==> flow/design.v <==
module spi_master
(
	input                       sys_clk,
	input                       rst,
	output                      nCS,        
	output                      DCLK,       
	output                      MOSI,       
	input                       MISO,       
	input                       CPOL,
	input                       CPHA,
	input                       nCS_ctrl,
	input[15:0]                 clk_div,
	input                       wr_req,
	output                      wr_ack,
	input[7:0]                  data_in,
	output[7:0]                 data_out
);
localparam                   IDLE            = 0;
localparam                   DCLK_EDGE       = 1;
localparam                   DCLK_IDLE       = 2;
localparam                   ACK             = 3;
localparam                   LAST_HALF_CYCLE = 4;
localparam                   ACK_WAIT        = 5;
reg                          DCLK_reg;
reg[7:0]                     MOSI_shift;
reg[7:0]                     MISO_shift;
reg[2:0]                     state;
reg[2:0]                     next_state;
reg [15:0]                   clk_cnt;
reg[4:0]                     clk_edge_cnt;
assign MOSI = MOSI_shift[7];
assign DCLK = DCLK_reg;
assign data_out = MISO_shift;
assign wr_ack = (state == ACK);
assign nCS = nCS_ctrl;
always@(posedge sys_clk or posedge rst)
begin
	if(rst)
		state <= IDLE;
	else
		state <= next_state;
end
always@(*)
begin
	case(state)
		IDLE:
			if(wr_req == 1'b1)
				next_state <= DCLK_IDLE;
			else
				next_state <= IDLE;
		DCLK_IDLE:
			if(clk_cnt == clk_div)
				next_state <= DCLK_EDGE;
			else
				next_state <= DCLK_IDLE;
		DCLK_EDGE:
			if(clk_edge_cnt == 5'd15)
				next_state <= LAST_HALF_CYCLE;
			else
				next_state <= DCLK_IDLE;
		LAST_HALF_CYCLE:
			if(clk_cnt == clk_div)
				next_state <= ACK;
			else
				next_state <= LAST_HALF_CYCLE;
		ACK:
			next_state <= ACK_WAIT;
		ACK_WAIT:
			next_state <= IDLE;
		default:
			next_state <= IDLE;
	endcase
end
always@(posedge sys_clk or posedge rst)
begin
	if(rst)
		DCLK_reg <= 1'b0;
	else if(state == IDLE)
		DCLK_reg <= CPOL;
	else if(state == DCLK_EDGE)
		DCLK_reg <= ~DCLK_reg; 
end
always@(posedge sys_clk or posedge rst)
begin
	if(rst)
		clk_cnt <= 16'd0;
	else if(state == DCLK_IDLE || state == LAST_HALF_CYCLE)
		clk_cnt <= clk_cnt + 16'd1;
	else
		clk_cnt <= 16'd0;
end
always@(posedge sys_clk or posedge rst)
begin
	if(rst)
		clk_edge_cnt <= 5'd0;
	else if(state == DCLK_EDGE)
		clk_edge_cnt <= clk_edge_cnt + 5'd1;
	else if(state == IDLE)
		clk_edge_cnt <= 5'd0;
end
always@(posedge sys_clk or posedge rst)
begin
	if(rst)
		MOSI_shift <= 8'd0;
	else if(state == IDLE && wr_req)
		MOSI_shift <= data_in;
	else if(state == DCLK_EDGE)
		if(CPHA == 1'b0 && clk_edge_cnt[0] == 1'b1)
			MOSI_shift <= {MOSI_shift[6:0],MOSI_shift[7]};
		else if(CPHA == 1'b1 && (clk_edge_cnt != 5'd0 && clk_edge_cnt[0] == 1'b0))
			MOSI_shift <= {MOSI_shift[6:0],MOSI_shift[7]};
end
always@(posedge sys_clk or posedge rst)
begin
	if(rst)
		MISO_shift <= 8'd0;
	else if(state == IDLE && wr_req)
		MISO_shift <= 8'h00;
	else if(state == DCLK_EDGE)
		if(CPHA == 1'b0 && clk_edge_cnt[0] == 1'b0)
			MISO_shift <= {MISO_shift[6:0],MISO};
		else if(CPHA == 1'b1 && (clk_edge_cnt[0] == 1'b1))
			MISO_shift <= {MISO_shift[6:0],MISO};
end
endmodule
module sd_card_cmd(
	input                       sys_clk,
	input                       rst,
	input[15:0]                 spi_clk_div,                   
	input                       cmd_req,                       
	output                      cmd_req_ack,                   
	output reg                  cmd_req_error,                 
	input[47:0]                 cmd,                           
	input[7:0]                  cmd_r1,                        
	input[15:0]                 cmd_data_len,                  
	input                       block_read_req,                
	output reg                  block_read_valid,              
	output reg[7:0]             block_read_data,               
	output                      block_read_req_ack,            
	input                       block_write_req,               
	input[7:0]                  block_write_data,              
	output                      block_write_data_rd,           
	output                      block_write_req_ack,           
	output                      nCS_ctrl,                      
	output reg[15:0]            clk_div,
	output reg                  spi_wr_req,                    
	input                       spi_wr_ack,                    
	output[7:0]                 spi_data_in,                   
	input[7:0]                  spi_data_out                   
);
parameter S_IDLE         = 0;
parameter S_WAIT         = 1;
parameter S_INIT         = 2;
parameter S_CMD_PRE      = 3;
parameter S_CMD          = 4;
parameter S_CMD_DATA     = 5;
parameter S_READ_WAIT    = 6;
parameter S_READ         = 7;
parameter S_READ_ACK     = 8;
parameter S_WRITE_TOKEN  = 9;
parameter S_WRITE_DATA_0 = 10;
parameter S_WRITE_DATA_1 = 11;
parameter S_WRITE_CRC    = 12;
parameter S_WRITE_SUC    = 13;
parameter S_WRITE_BUSY   = 14;
parameter S_WRITE_ACK    = 15;
parameter S_ERR          = 16;
parameter S_END          = 17;
reg[4:0]                      state;
reg                           CS_reg;
reg[15:0]                     byte_cnt;
reg[7:0]                      send_data;
wire[7:0]                     data_recv;
reg[9:0]                      wr_data_cnt;
assign cmd_req_ack = (state == S_END);
assign block_read_req_ack = (state == S_READ_ACK);
assign block_write_req_ack= (state == S_WRITE_ACK);
assign block_write_data_rd = (state == S_WRITE_DATA_0);
assign spi_data_in = send_data;
assign data_recv = spi_data_out;
assign nCS_ctrl = CS_reg;
always@(posedge sys_clk or posedge rst)
begin
	if(rst == 1'b1)
	begin
		CS_reg <= 1'b1;
		spi_wr_req <= 1'b0;
		byte_cnt <= 16'd0;
		clk_div <= 16'd0;
		send_data <= 8'hff;
		state <= S_IDLE;
		cmd_req_error <= 1'b0;
		wr_data_cnt <= 10'd0;
	end
	else
		case(state)
			S_IDLE:
			begin
				state <= S_INIT;
				clk_div <= spi_clk_div;
				CS_reg <= 1'b1;
			end
			S_INIT:
			begin
				if(spi_wr_ack == 1'b1)
				begin
					if(byte_cnt >= 16'd10)
					begin
						byte_cnt <= 16'd0;
						spi_wr_req <= 1'b0;
						state <= S_WAIT;
					end
					begin
						byte_cnt <= byte_cnt + 16'd1;
					end
				end
				else
				begin
					spi_wr_req <= 1'b1;
					send_data <= 8'hff;
				end
			end
			S_WAIT:
			begin
				cmd_req_error <= 1'b0;
				wr_data_cnt <= 10'd0;
				if(cmd_req == 1'b1)
					state <= S_CMD_PRE;
				else if(block_read_req == 1'b1)
					state <= S_READ_WAIT;
				else if(block_write_req == 1'b1)
					state <= S_WRITE_TOKEN;
				clk_div <= spi_clk_div;
			end
			S_CMD_PRE:
			begin
				if(spi_wr_ack == 1'b1)
				begin
					state <= S_CMD;
					spi_wr_req <= 1'b0;
					byte_cnt <= 16'd0;
				end
				else
				begin
					spi_wr_req <= 1'b1;
					CS_reg <= 1'b1;
					send_data <= 8'hff;
				end
			end
			S_CMD:
			begin
				if(spi_wr_ack == 1'b1)
				begin
					if((byte_cnt == 16'hffff) || (data_recv != cmd_r1 && data_recv[7] == 1'b0))
					begin
						state <= S_ERR;
						spi_wr_req <= 1'b0;
						byte_cnt <= 16'd0;
					end
					else if(data_recv == cmd_r1)
					begin
						spi_wr_req <= 1'b0;
						if(cmd_data_len != 16'd0)
						begin
							state <= S_CMD_DATA;
							byte_cnt <= 16'd0;
						end
						else
						begin
							state <= S_END;
							byte_cnt <= 16'd0;
						end
					end
					else
						byte_cnt <=  byte_cnt + 16'd1;
				end
				else
				begin
					spi_wr_req <= 1'b1;
					CS_reg <= 1'b0;
					if(byte_cnt == 16'd0)
						send_data <= (cmd[47:40] | 8'h40);
					else if(byte_cnt == 16'd1)
						send_data <= cmd[39:32];
					else if(byte_cnt == 16'd2)
						send_data <= cmd[31:24];
					else if(byte_cnt == 16'd3)
						send_data <= cmd[23:16];
					else if(byte_cnt == 16'd4)
						send_data <= cmd[15:8];
					else if(byte_cnt == 16'd5)
						send_data <= cmd[7:0];
					else
						send_data <= 8'hff;
				end
			end
			S_CMD_DATA:
			begin
				if(spi_wr_ack == 1'b1)
				begin
					if(byte_cnt == cmd_data_len - 16'd1)
					begin
						state <= S_END;
						spi_wr_req <= 1'b0;
						byte_cnt <= 16'd0;
					end
					else
					begin
						byte_cnt <= byte_cnt + 16'd1;
					end
				end
				else
				begin
					spi_wr_req <= 1'b1;
					send_data <= 8'hff;
				end
			end
			S_READ_WAIT:
			begin
				if(spi_wr_ack == 1'b1 && data_recv == 8'hfe)
				begin
					spi_wr_req <= 1'b0;
					state <= S_READ;
					byte_cnt <= 16'd0;
				end
				else
				begin
					spi_wr_req <= 1'b1;
					send_data <= 8'hff;
				end
			end
			S_READ:
			begin
				if(spi_wr_ack == 1'b1)
				begin
					if(byte_cnt == 16'd513)
					begin
						state <= S_READ_ACK;
						spi_wr_req <= 1'b0;
						byte_cnt <= 16'd0;
					end
					else
					begin
						byte_cnt <= byte_cnt + 16'd1;
					end
				end
				else
				begin
					spi_wr_req <= 1'b1;
					send_data <= 8'hff;
				end
			end
			S_WRITE_TOKEN:
				if(spi_wr_ack == 1'b1)
				begin
					state <= S_WRITE_DATA_0;
					spi_wr_req <= 1'b0;
					byte_cnt <= 16'd0;  
				end
				else
				begin
					spi_wr_req <= 1'b1;
					send_data <= 8'hfe;
				end
			S_WRITE_DATA_0:
			begin
				state <= S_WRITE_DATA_1;
				wr_data_cnt <= wr_data_cnt + 10'd1;
			end
			S_WRITE_DATA_1:
			begin
				if(spi_wr_ack == 1'b1 && wr_data_cnt == 10'd512)
				begin
					state <= S_WRITE_CRC;
					spi_wr_req <= 1'b0;
				end
				else if(spi_wr_ack == 1'b1)
				begin
					state <= S_WRITE_DATA_0;
					spi_wr_req <= 1'b0;
				end
				else
				begin
					spi_wr_req <= 1'b1;
					send_data <= block_write_data;
				end
			end
			S_WRITE_CRC:
			begin
				if(spi_wr_ack == 1'b1)
				begin
					if(byte_cnt == 16'd1)
					begin
						state <= S_WRITE_SUC;
						spi_wr_req <= 1'b0;
						byte_cnt <= 16'd0;
					end
					else
					begin
						byte_cnt <= byte_cnt + 16'd1;
					end
				end
				else
				begin
					spi_wr_req <= 1'b1;
					send_data <= 8'hff;
				end
			end
			S_WRITE_SUC :
			begin
				if(spi_wr_ack == 1'b1)
				begin
					if(data_recv[4:0] == 5'b00101)
					begin
						state <= S_WRITE_BUSY;
						spi_wr_req <= 1'b0;
					end
				end
				else
				begin
					spi_wr_req <= 1'b1;
					send_data <= 8'hff;
				end
			end
			S_WRITE_BUSY :
			begin
				if(spi_wr_ack == 1'b1)
				begin
					if(data_recv == 8'hff)
					begin
						state <= S_WRITE_ACK;
						spi_wr_req <= 1'b0;
					end
				end
				else
				begin
					spi_wr_req <= 1'b1;
					send_data <= 8'hff;
				end
			end
			S_ERR:
			begin
				state <= S_END;
				cmd_req_error <= 1'b1;
			end
			S_READ_ACK,S_WRITE_ACK,S_END:
			begin
				state <= S_WAIT;
			end
			default:
				state <= S_IDLE;
		endcase
end
always@(posedge sys_clk or posedge rst)
begin
	if(rst == 1'b1)
		block_read_valid <= 1'b0;
	else if(state == S_READ && byte_cnt < 16'd512)
		block_read_valid <= spi_wr_ack;
	else
		block_read_valid <= 1'b0;
end
always@(posedge sys_clk or posedge rst)
begin
	if(rst == 1'b1)
		block_read_data <= 8'd0;
	else if(state == S_READ && spi_wr_ack == 1'b1)
		block_read_data <= data_recv;
end
endmodule
module sd_card_sec_read_write
#(
	parameter  SPI_LOW_SPEED_DIV = 248,          
	parameter  SPI_HIGH_SPEED_DIV = 0            
)
(
	input            clk,
	input            rst,
	output reg       sd_init_done,
	input            sd_sec_read,
	input[31:0]      sd_sec_read_addr,
	output[7:0]      sd_sec_read_data,
	output           sd_sec_read_data_valid,
	output           sd_sec_read_end,
	input            sd_sec_write,
	input[31:0]      sd_sec_write_addr,
	input[7:0]       sd_sec_write_data,
	output           sd_sec_write_data_req,
	output           sd_sec_write_end,
	output reg[15:0] spi_clk_div,
	output reg       cmd_req,
	input            cmd_req_ack,
	input            cmd_req_error,
	output reg[47:0] cmd,
	output reg[7:0]  cmd_r1,
	output reg[15:0] cmd_data_len,
	output reg       block_read_req,
	input            block_read_valid,
	input[7:0]       block_read_data,
	input            block_read_req_ack,
	output reg       block_write_req,
	output[7:0]      block_write_data,
	input            block_write_data_rd,
	input            block_write_req_ack
);
reg[7:0] read_data;
reg[31:0] timer;
localparam S_IDLE               = 0;
localparam S_CMD0               = 1;
localparam S_CMD8               = 2;
localparam S_CMD55              = 3;
localparam S_CMD41              = 4;
localparam S_CMD17              = 5;
localparam S_READ               = 6;
localparam S_CMD24              = 7;
localparam S_WRITE              = 8;
localparam S_ERR                = 14;
localparam S_WRITE_END          = 15;
localparam S_READ_END           = 16;
localparam S_WAIT_READ_WRITE    = 17;
localparam S_CMD16              = 18;
reg[4:0]                       state;
reg[31:0]                      sec_addr;
assign sd_sec_read_data_valid = (state == S_READ) && block_read_valid;
assign sd_sec_read_data = block_read_data;
assign sd_sec_read_end = (state == S_READ_END);
assign sd_sec_write_data_req = (state == S_WRITE) && block_write_data_rd;
assign block_write_data = sd_sec_write_data;
assign sd_sec_write_end = (state == S_WRITE_END);
always@(posedge clk or posedge rst)
begin
	if(rst == 1'b1)
	begin
		state <= S_IDLE;
		cmd_req <= 1'b0;
		cmd_data_len <= 16'd0;
		cmd_r1 <= 8'd0;
		cmd <= 48'd0;
		spi_clk_div <= SPI_LOW_SPEED_DIV[15:0];
		block_write_req <= 1'b0;
		block_read_req <= 1'b0;
		sec_addr <= 32'd0;
		sd_init_done <= 1'b0;
	end
	else
		case(state)
			S_IDLE:
			begin
				state <= S_CMD0;
				sd_init_done <= 1'b0;
				spi_clk_div <= SPI_LOW_SPEED_DIV[15:0];
			end
			S_CMD0:
			begin
				if(cmd_req_ack & ~cmd_req_error)
				begin
					state <= S_CMD8;
					cmd_req <= 1'b0;
				end
				else
				begin
					cmd_req <= 1'b1;
					cmd_data_len <= 16'd0;
					cmd_r1 <= 8'h01;
					cmd <= {8'd0,8'h00,8'h00,8'h00,8'h00,8'h95};
				end
			end
			S_CMD8:
			begin
				if(cmd_req_ack & ~cmd_req_error)
				begin
					state <= S_CMD55;
					cmd_req <= 1'b0;
				end
				else
				begin
					cmd_req <= 1'b1;
					cmd_data_len <= 16'd4;
					cmd_r1 <= 8'h01;
					cmd <= {8'd8,8'h00,8'h00,8'h01,8'haa,8'h87};
				end
			end
			S_CMD55:
			begin
				if(cmd_req_ack & ~cmd_req_error)
				begin
					state <= S_CMD41;
					cmd_req <= 1'b0;
				end
				else
				begin
					cmd_req <= 1'b1;
					cmd_data_len <= 16'd0;
					cmd_r1 <= 8'h01;
					cmd <= {8'd55,8'h00,8'h00,8'h00,8'h00,8'hff};
				end
			end
			S_CMD41:
			begin
				if(cmd_req_ack & ~cmd_req_error)
				begin
					state <= S_CMD16;
					cmd_req <= 1'b0;
					sd_init_done <= 1'b1;
					spi_clk_div <= SPI_HIGH_SPEED_DIV[15:0];
				end
				else if(cmd_req_ack)
				begin
					state <= S_CMD55;
				end
				else
				begin
					cmd_req <= 1'b1;
					cmd_data_len <= 16'd0;
					cmd_r1 <= 8'h00;
					cmd <= {8'd41,8'h40,8'h00,8'h00,8'h00,8'hff};
				end
			end
			S_CMD16:
			begin
				if(cmd_req_ack & ~cmd_req_error)
				begin
					state <= S_WAIT_READ_WRITE;
					cmd_req <= 1'b0;
					sd_init_done <= 1'b1;
					spi_clk_div <= SPI_HIGH_SPEED_DIV[15:0];
				end
				else if(cmd_req_ack)
				begin
					state <= S_CMD55;
				end
				else
				begin
					cmd_req <= 1'b1;
					cmd_data_len <= 16'd0;
					cmd_r1 <= 8'h00;
					cmd <= {8'd16,32'd512,8'hff};
				end
			end			
			S_WAIT_READ_WRITE:
			begin
				if(sd_sec_write ==  1'b1)
				begin
					state <= S_CMD24;
					sec_addr <= sd_sec_write_addr;
				end
				else if(sd_sec_read == 1'b1)
				begin
					state <= S_CMD17;
					sec_addr <= sd_sec_read_addr;
				end
				spi_clk_div <= 16'd0;
			end
			S_CMD24:
			begin
				if(cmd_req_ack & ~cmd_req_error)
				begin
					state <= S_WRITE;
					cmd_req <= 1'b0;
				end
				else
				begin
					cmd_req <= 1'b1;
					cmd_data_len <= 16'd0;
					cmd_r1 <= 8'h00;
					cmd <= {8'd24,sec_addr,8'hff};
				end
			end
			S_WRITE:
			begin
				if(block_write_req_ack == 1'b1)
				begin
					block_write_req <= 1'b0;
					state <= S_WRITE_END;
				end
				else
					block_write_req <= 1'b1;
			end
			S_CMD17:
			begin
				if(cmd_req_ack & ~cmd_req_error)
				begin
					state <= S_READ;
					cmd_req <= 1'b0;
				end
				else
				begin
					cmd_req <= 1'b1;
					cmd_data_len <= 16'd0;
					cmd_r1 <= 8'h00;
					cmd <= {8'd17,sec_addr,8'hff};
				end
			end
			S_READ:
			begin
				if(block_read_req_ack)
				begin
					state <= S_READ_END;
					block_read_req <= 1'b0;
				end
				else
				begin
					block_read_req <= 1'b1;
				end
			end
			S_WRITE_END:
			begin
				state <= S_WAIT_READ_WRITE;
			end
			S_READ_END:
			begin
				state <= S_WAIT_READ_WRITE;
			end
			default:
				state <= S_IDLE;
		endcase
end
endmodule
module sd_card_top
#(
	parameter  SPI_LOW_SPEED_DIV = 248,          
	parameter  SPI_HIGH_SPEED_DIV = 0            
)
(
	input            clk,
	input            rst,
	output           SD_nCS,                     
	output           SD_DCLK,                    
	output           SD_MOSI,                    
	input            SD_MISO,                    
	output           sd_init_done,               
	input            sd_sec_read,                
	input[31:0]      sd_sec_read_addr,           
	output[7:0]      sd_sec_read_data,           
	output           sd_sec_read_data_valid,     
	output           sd_sec_read_end,            
	input            sd_sec_write,               
	input[31:0]      sd_sec_write_addr,          
	input[7:0]       sd_sec_write_data,          
	output           sd_sec_write_data_req,      
	output           sd_sec_write_end            
);
wire[15:0]           spi_clk_div;                
wire                 cmd_req;                    
wire                 cmd_req_ack;                
wire                 cmd_req_error;              
wire[47:0]           cmd;                        
wire[7:0]            cmd_r1;                     
wire[15:0]           cmd_data_len;               
wire                 block_read_req;             
wire                 block_read_valid;           
wire[7:0]            block_read_data;            
wire                 block_read_req_ack;         
wire                 block_write_req;            
wire[7:0]            block_write_data;           
wire                 block_write_data_rd;        
wire                 block_write_req_ack;        
wire                 nCS_ctrl;                   
wire                 spi_wr_req;                 
wire                 spi_wr_ack;                 
wire[7:0]            spi_data_in;                
wire[7:0]            spi_data_out;               
wire[15:0]           clk_div;
sd_card_sec_read_write
#(
	.SPI_LOW_SPEED_DIV(SPI_LOW_SPEED_DIV),
	.SPI_HIGH_SPEED_DIV(SPI_HIGH_SPEED_DIV)
)
sd_card_sec_read_write_m0(
	.clk                            (clk                    ),
	.rst                            (rst                    ),
	.sd_init_done                   (sd_init_done           ),
	.sd_sec_read                    (sd_sec_read            ),
	.sd_sec_read_addr               (sd_sec_read_addr       ),
	.sd_sec_read_data               (sd_sec_read_data       ),
	.sd_sec_read_data_valid         (sd_sec_read_data_valid ),
	.sd_sec_read_end                (sd_sec_read_end        ),
	.sd_sec_write                   (sd_sec_write           ),
	.sd_sec_write_addr              (sd_sec_write_addr      ),
	.sd_sec_write_data              (sd_sec_write_data      ),
	.sd_sec_write_data_req          (sd_sec_write_data_req  ),
	.sd_sec_write_end               (sd_sec_write_end       ),
	.spi_clk_div                    (spi_clk_div            ),
	.cmd_req                        (cmd_req                ),
	.cmd_req_ack                    (cmd_req_ack            ),
	.cmd_req_error                  (cmd_req_error          ),
	.cmd                            (cmd                    ),
	.cmd_r1                         (cmd_r1                 ),
	.cmd_data_len                   (cmd_data_len           ),
	.block_read_req                 (block_read_req         ),
	.block_read_valid               (block_read_valid       ),
	.block_read_data                (block_read_data        ),
	.block_read_req_ack             (block_read_req_ack     ),
	.block_write_req                (block_write_req        ),
	.block_write_data               (block_write_data       ),
	.block_write_data_rd            (block_write_data_rd    ),
	.block_write_req_ack            (block_write_req_ack    )
);
sd_card_cmd sd_card_cmd_m0(
	.sys_clk                        (clk                    ),
	.rst                            (rst                    ),
	.spi_clk_div                    (spi_clk_div            ),
	.cmd_req                        (cmd_req                ),
	.cmd_req_ack                    (cmd_req_ack            ),
	.cmd_req_error                  (cmd_req_error          ),
	.cmd                            (cmd                    ),
	.cmd_r1                         (cmd_r1                 ),
	.cmd_data_len                   (cmd_data_len           ),
	.block_read_req                 (block_read_req         ),
	.block_read_req_ack             (block_read_req_ack     ),
	.block_read_data                (block_read_data        ),
	.block_read_valid               (block_read_valid       ),
	.block_write_req                (block_write_req        ),
	.block_write_data               (block_write_data       ),
	.block_write_data_rd            (block_write_data_rd    ),
	.block_write_req_ack            (block_write_req_ack    ),
	.nCS_ctrl                       (nCS_ctrl               ),
	.clk_div                        (clk_div                ),
	.spi_wr_req                     (spi_wr_req             ),
	.spi_wr_ack                     (spi_wr_ack             ),
	.spi_data_in                    (spi_data_in            ),
	.spi_data_out                   (spi_data_out           )
);
spi_master spi_master_m0(
	.sys_clk                        (clk                    ),
	.rst                            (rst                    ),
	.nCS                            (SD_nCS                 ),
	.DCLK                           (SD_DCLK                ),
	.MOSI                           (SD_MOSI                ),
	.MISO                           (SD_MISO                ),
	.clk_div                        (clk_div                ),
	.CPOL                           (1'b1                   ),
	.CPHA                           (1'b1                   ),
	.nCS_ctrl                       (nCS_ctrl               ),
	.wr_req                         (spi_wr_req             ),
	.wr_ack                         (spi_wr_ack             ),
	.data_in                        (spi_data_in            ),
	.data_out                       (spi_data_out           )
);
endmodule
==> From RTL to reports: sd_card_top <==
Tool output for the design above, in the order of the flow.
Lines are those of the file above, counted from 1.
Operators: Yosys type, input widths -> output width; for muxes data width and select width s.
Library cell names are shortened.
{ "design": {"design": "sd_card_top", "clock_port": "clk", "lib": "sky130hd", "pvt_corner": "tt_025C_1v80"} }

==> After elaboration <==
Yosys after proc, flatten, opt, wreduce and memory -nomap, before mapping. Memory bits, and registers merged into a memory's read port (data or address), are not among the register bits. Print and check cells are not counted. Equal cells are merged and count once.
{ "word_totals": {"ramBits": 0, "latchBits": 0, "input_bits": 77, "mem_count": 0, "clocked_rd_ports_x_width": 0, "mem_bits_ro": 0, "ff_bits": 237, "out_inout_bits": 16} }
{ "classes": {"n_mux": 136, "add_sub_neg": 5, "n_shift": 0, "logic": 5, "n_cmp": 2, "eq_ne": 105, "reduce_and_logical": 55, "mul": 0, "div": 0} }
{ "ops": {"columns": ["cell", "n"], "rows": [
  ["$mux 48", 9],
  ["$pmux 48 s7", 1],
  ["$mux 16", 18],
  ["$mux 5", 37],
  ["$mux 8", 22],
  ["$pmux 16 s7", 1],
  ["$pmux 16 s3", 2],
  ["$pmux 5 s16", 1],
  ["$mux 32", 2],
  ["$pmux 5 s12", 1],
  ["$eq 5x4->1 const B", 11],
  ["$ne 2x1->1 const B", 24],
  ["$eq 5x3->1 const B", 9],
  ["$ne 2x2->1 const B", 21],
  ["$pmux 8 s5", 1],
  ["$add 16x1->16 const B", 2],
  ["$eq 16x16->1", 2],
  ["$eq 16x2->1 const B", 2],
  ["$eq 16x3->1 const B", 2],
  ["$mux 1", 29],
  ["$eq 5x5->1 const B", 5],
  ["$ne 3x3->1 const B", 8],
  ["$reduce_and 8->1", 3],
  ["$pmux 8 s3", 1],
  ["$eq 5x2->1 const B", 4],
  ["$pmux 10 s2", 1],
  ["$reduce_and 17->1", 1],
  ["$sub 16x1->16 const B", 1]
]} }
Not listed: further kinds 48, cells in them 87.

==> Depth <==
Longest topological path by Yosys (ltp), each cell counted once; first at word level (registers and memories cut), then after technology mapping (sequential cells cut; the memories' decode and read muxes count).
{ "logic_depth": {"ltp_word": 9, "ABC_AREA": 1, "depth_mapped": 15} }

==> After synthesis <==
The flow's flattened synthesis, as Yosys stat reports it; memories are mapped. The netlist is that of the ABC_AREA named above (0 if unset); the other value can give another one.
{ "by_type": {"columns": ["cell", "n"], "rows": [
  ["dfrtp_1", 189],
  ["nand2_1", 255],
  ["inv_1", 131],
  ["nor2_1", 129],
  ["o21ai_0", 86],
  ["dfstp_2", 12],
  ["a21oi_1", 62],
  ["nand3_1", 59],
  ["a31oi_1", 41],
  ["ha_1", 11],
  ["nor3_2", 13],
  ["clkbuf_1", 30],
  ["nor3_1", 21],
  ["nor2_4", 8],
  ["nor3b_1", 11],
  ["nand4_1", 12],
  ["o22ai_1", 12],
  ["o21ai_1", 12]
]} }
Other cell types: 36; their cells: 98.
{ "mapped": {"mapped_area_um2": 9863.2, "buf_cells": 42, "mapped_cells": 1192, "ff_cells": 201} }

==> Worst setup path after synthesis <==
OpenSTA on the mapped netlist: ideal clock, no wires. The path of least setup slack (recovery checks aside). Input and output delay are each 20% of the period. Register names are those of the netlist, which keeps one name where synthesis merged equal registers.
{ "synth_timing": {"path_kind": "input -> register", "start": "input port sd_sec_write", "end": "register sd_card_sec_read_write_m0.sec_addr[0]", "t_arrival_ps": 2072, "delay_ps": 1213, "slack_ps": 2787, "clock_period_ps": 5000, "stages": 5, "launch_ps": 1000, "t_required_ps": 4859, "path_buffers": 2, "period_less_setup_slack_ps": 2213} }
"delay_ps" is the arrival time less input delay plus setup time.
"stages" counts driving pins, that of a launching flip-flop among them; a cell with two outputs on the path counts twice.
"period_less_setup_slack_ps" is the clock period less the worst setup slack; recovery checks do not enter. This is arithmetic on one report: input and output delays are still those of the set period (20% each).
The rows between start and end are the longest chain of elaborated cells between them; the timing report does not say that the signal goes this way. Where chains are equally long, one stands for them.
A line is the first line of the expression or statement that the cell stems from. Yosys adds cells for indexed reads and writes and turns some case tables into memories.
A register here has more assigning lines than the two given.
{ "synth_via": {"cell_sequence": "clkbuf_1 -> clkinv_1 -> a21oi_2 -> clkbuf_1 -> a31oi_1", "elab_chain_cells": 2, "cells_between": 3, "lines_between": 1, "cone_classes": "mux (1); reduce/logical (2)"} }
{ "synth_rtl": {"columns": ["element", "line_no", "text"], "rows": [
  ["from (decl)", 737, "input sd_sec_write,"],
  ["$reduce_bool 2->1", null, null],
  ["$reduce_and 2->1", null, null],
  ["to (assign)", 645, "sec_addr <= sd_sec_write_addr;"],
  ["to (assign)", 650, "sec_addr <= sd_sec_read_addr;"],
  ["to (decl)", 523, "reg[31:0]                      sec_addr;"]
]} }

==> Worst path after layout <==
Path of least setup slack in the final report of flow run 1 (OpenROAD, finished layout, wires in). Where an end is a register, its clock arrival counts in the times.
The report prints the path's times to 10 ps; the period is as set.
{ "layout_timing": {"path_kind": "register -> output", "start": "register sd_card_cmd_m0.state", "end": "output port sd_sec_write_data_req", "clock_period_ps": 3350, "launch_ps": 490, "t_arrival_ps": 1870, "stages": 5, "slack_ps": 810, "path_buffers": 2, "t_required_ps": 2680} }
Where an end lacks its bit number, it is one bit of the signal, or one of the new flip-flops if synthesis recoded a state register.
The rows between start and end are the longest chain of elaborated cells between them; the timing report does not say that the signal goes this way. Where chains are equally long, one stands for them.
A register here has more assigning lines than the two given.
{ "layout_via": {"cell_sequence": "dfrtp_1 -> clkbuf_1 -> nand2_1 -> inv_1 -> clkdlybuf4s50_1", "elab_chain_cells": 2, "cells_between": 2, "cone_classes": "eq/ne (1); reduce/logical (1)"} }
{ "layout_rtl": {"columns": ["element", "line_no", "text"], "rows": [
  ["from (decl)", 169, "reg[4:0]                      state;"],
  ["from (assign)", 191, "state <= S_IDLE;"],
  ["from (assign)", 199, "state <= S_INIT;"],
  ["$eq 5x4->1", 178, "assign block_write_data_rd = (state == S_WRITE_DATA_0);"],
  ["$logic_and 1x1->1", 527, "assign sd_sec_write_data_req = (state == S_WRITE) && block_write_data_rd;"],
  ["to (decl)", 740, "output sd_sec_write_data_req,"]
]} }

# Flow runs of sd_card_top

Settings and measured results of 4 stored flow runs for module sd_card_top (sky130hd), not sorted in any way. The constraints put input and output delay at 20% of the set period each and load the outputs with 0.01 pF.
By "achieved_clock_period_ps" is meant the clock period of the run minus its worst setup slack. This is arithmetic on one report: input and output delays are still those of the set period (20% each).
"worst_path_allowed_less_slack_ps": the worst setup path's part of the clock period (all of it between registers, 20% less for each end at a port) less its slack. A launch clock that arrives late makes it longer, a capture clock that arrives late makes it shorter.
"power_mw" is the tool's figure for a default switching activity; nothing was simulated.
"worst_path_allowed_less_slack_ps" is given in steps of 10 ps.
[
  {
    "run": "flow run 1",
    "settings": { "ABC_AREA": 1, "CAP_MARGIN": 30, "CELL_PAD_IN_SITES_DETAIL_PLACEMENT": 1, "CELL_PAD_IN_SITES_GLOBAL_PLACEMENT": 2, "CORE_MARGIN": 2, "CORE_UTILIZATION": 26, "CTS_CLUSTER_DIAMETER": 371, "CTS_CLUSTER_SIZE": 23, "GPL_ROUTABILITY_DRIVEN": 0, "GPL_TIMING_DRIVEN": 0, "MIN_ROUTING_LAYER": "met2", "SETUP_SLACK_MARGIN": 0.5, "SLEW_MARGIN": 10, "TNS_END_PERCENT": 55, "period_ns": 3.35 },
    "results": { "post_synth_area_um2": 9863.2, "die_um2": 39509.5, "final_cell_area_um2": 11893.9, "final_util_frac": 0.317, "setup_ws_ps": 806, "setupTns_ps": 0, "hold_worst_slack_ps": 396, "power_mw": 4.700, "achieved_clock_period_ps": 2544, "worst_path_allowed_less_slack_ps": 1870, "worst_path_kind": "register -> output" }
  },
  {
    "run": "flow run 2",
    "settings": { "CORE_UTILIZATION": 40, "period_ns": 5.0, "CAP_MARGIN": 20, "CORE_MARGIN": 2, "SLEW_MARGIN": 20 },
    "results": { "post_synth_area_um2": 9676.8, "die_um2": 25451.4, "final_cell_area_um2": 11658.7, "final_util_frac": 0.494, "setup_ws_ps": 1521, "setupTns_ps": 0, "hold_worst_slack_ps": 432, "power_mw": 3.453, "achieved_clock_period_ps": 3479, "worst_path_allowed_less_slack_ps": 3480, "worst_path_kind": "register -> register" }
  },
  {
    "run": "flow run 3",
    "settings": { "ABC_AREA": 0, "CELL_PAD_IN_SITES_GLOBAL_PLACEMENT": 1, "CORE_ASPECT_RATIO": 1.35, "CORE_UTILIZATION": 39, "CTS_CLUSTER_SIZE": 14, "GPL_TIMING_DRIVEN": 0, "HOLD_SLACK_MARGIN": 0.11, "MAX_ROUTING_LAYER": "met4", "PLACE_DENSITY_LB_ADDON": 0.18, "SLEW_MARGIN": 0, "TNS_END_PERCENT": 25, "period_ns": 4.28, "CAP_MARGIN": 20, "CORE_MARGIN": 2 },
    "results": { "post_synth_area_um2": 9676.8, "die_um2": 26102.4, "final_cell_area_um2": 11803.8, "final_util_frac": 0.479, "setup_ws_ps": 1119, "setupTns_ps": 0, "hold_worst_slack_ps": 401, "power_mw": 3.943, "achieved_clock_period_ps": 3161, "worst_path_allowed_less_slack_ps": 3160, "worst_path_kind": "register -> register" }
  },
  {
    "run": "flow run 4",
    "settings": { "CORE_UTILIZATION": 40, "period_ns": 3.79, "CAP_MARGIN": 20, "CORE_MARGIN": 2, "SLEW_MARGIN": 20 },
    "results": { "post_synth_area_um2": 9676.8, "die_um2": 25451.4, "final_cell_area_um2": 11649.9, "final_util_frac": 0.493, "setup_ws_ps": 601, "setupTns_ps": 0, "hold_worst_slack_ps": 423, "power_mw": 4.415, "achieved_clock_period_ps": 3189, "worst_path_allowed_less_slack_ps": 3190, "worst_path_kind": "register -> register" }
  }
]
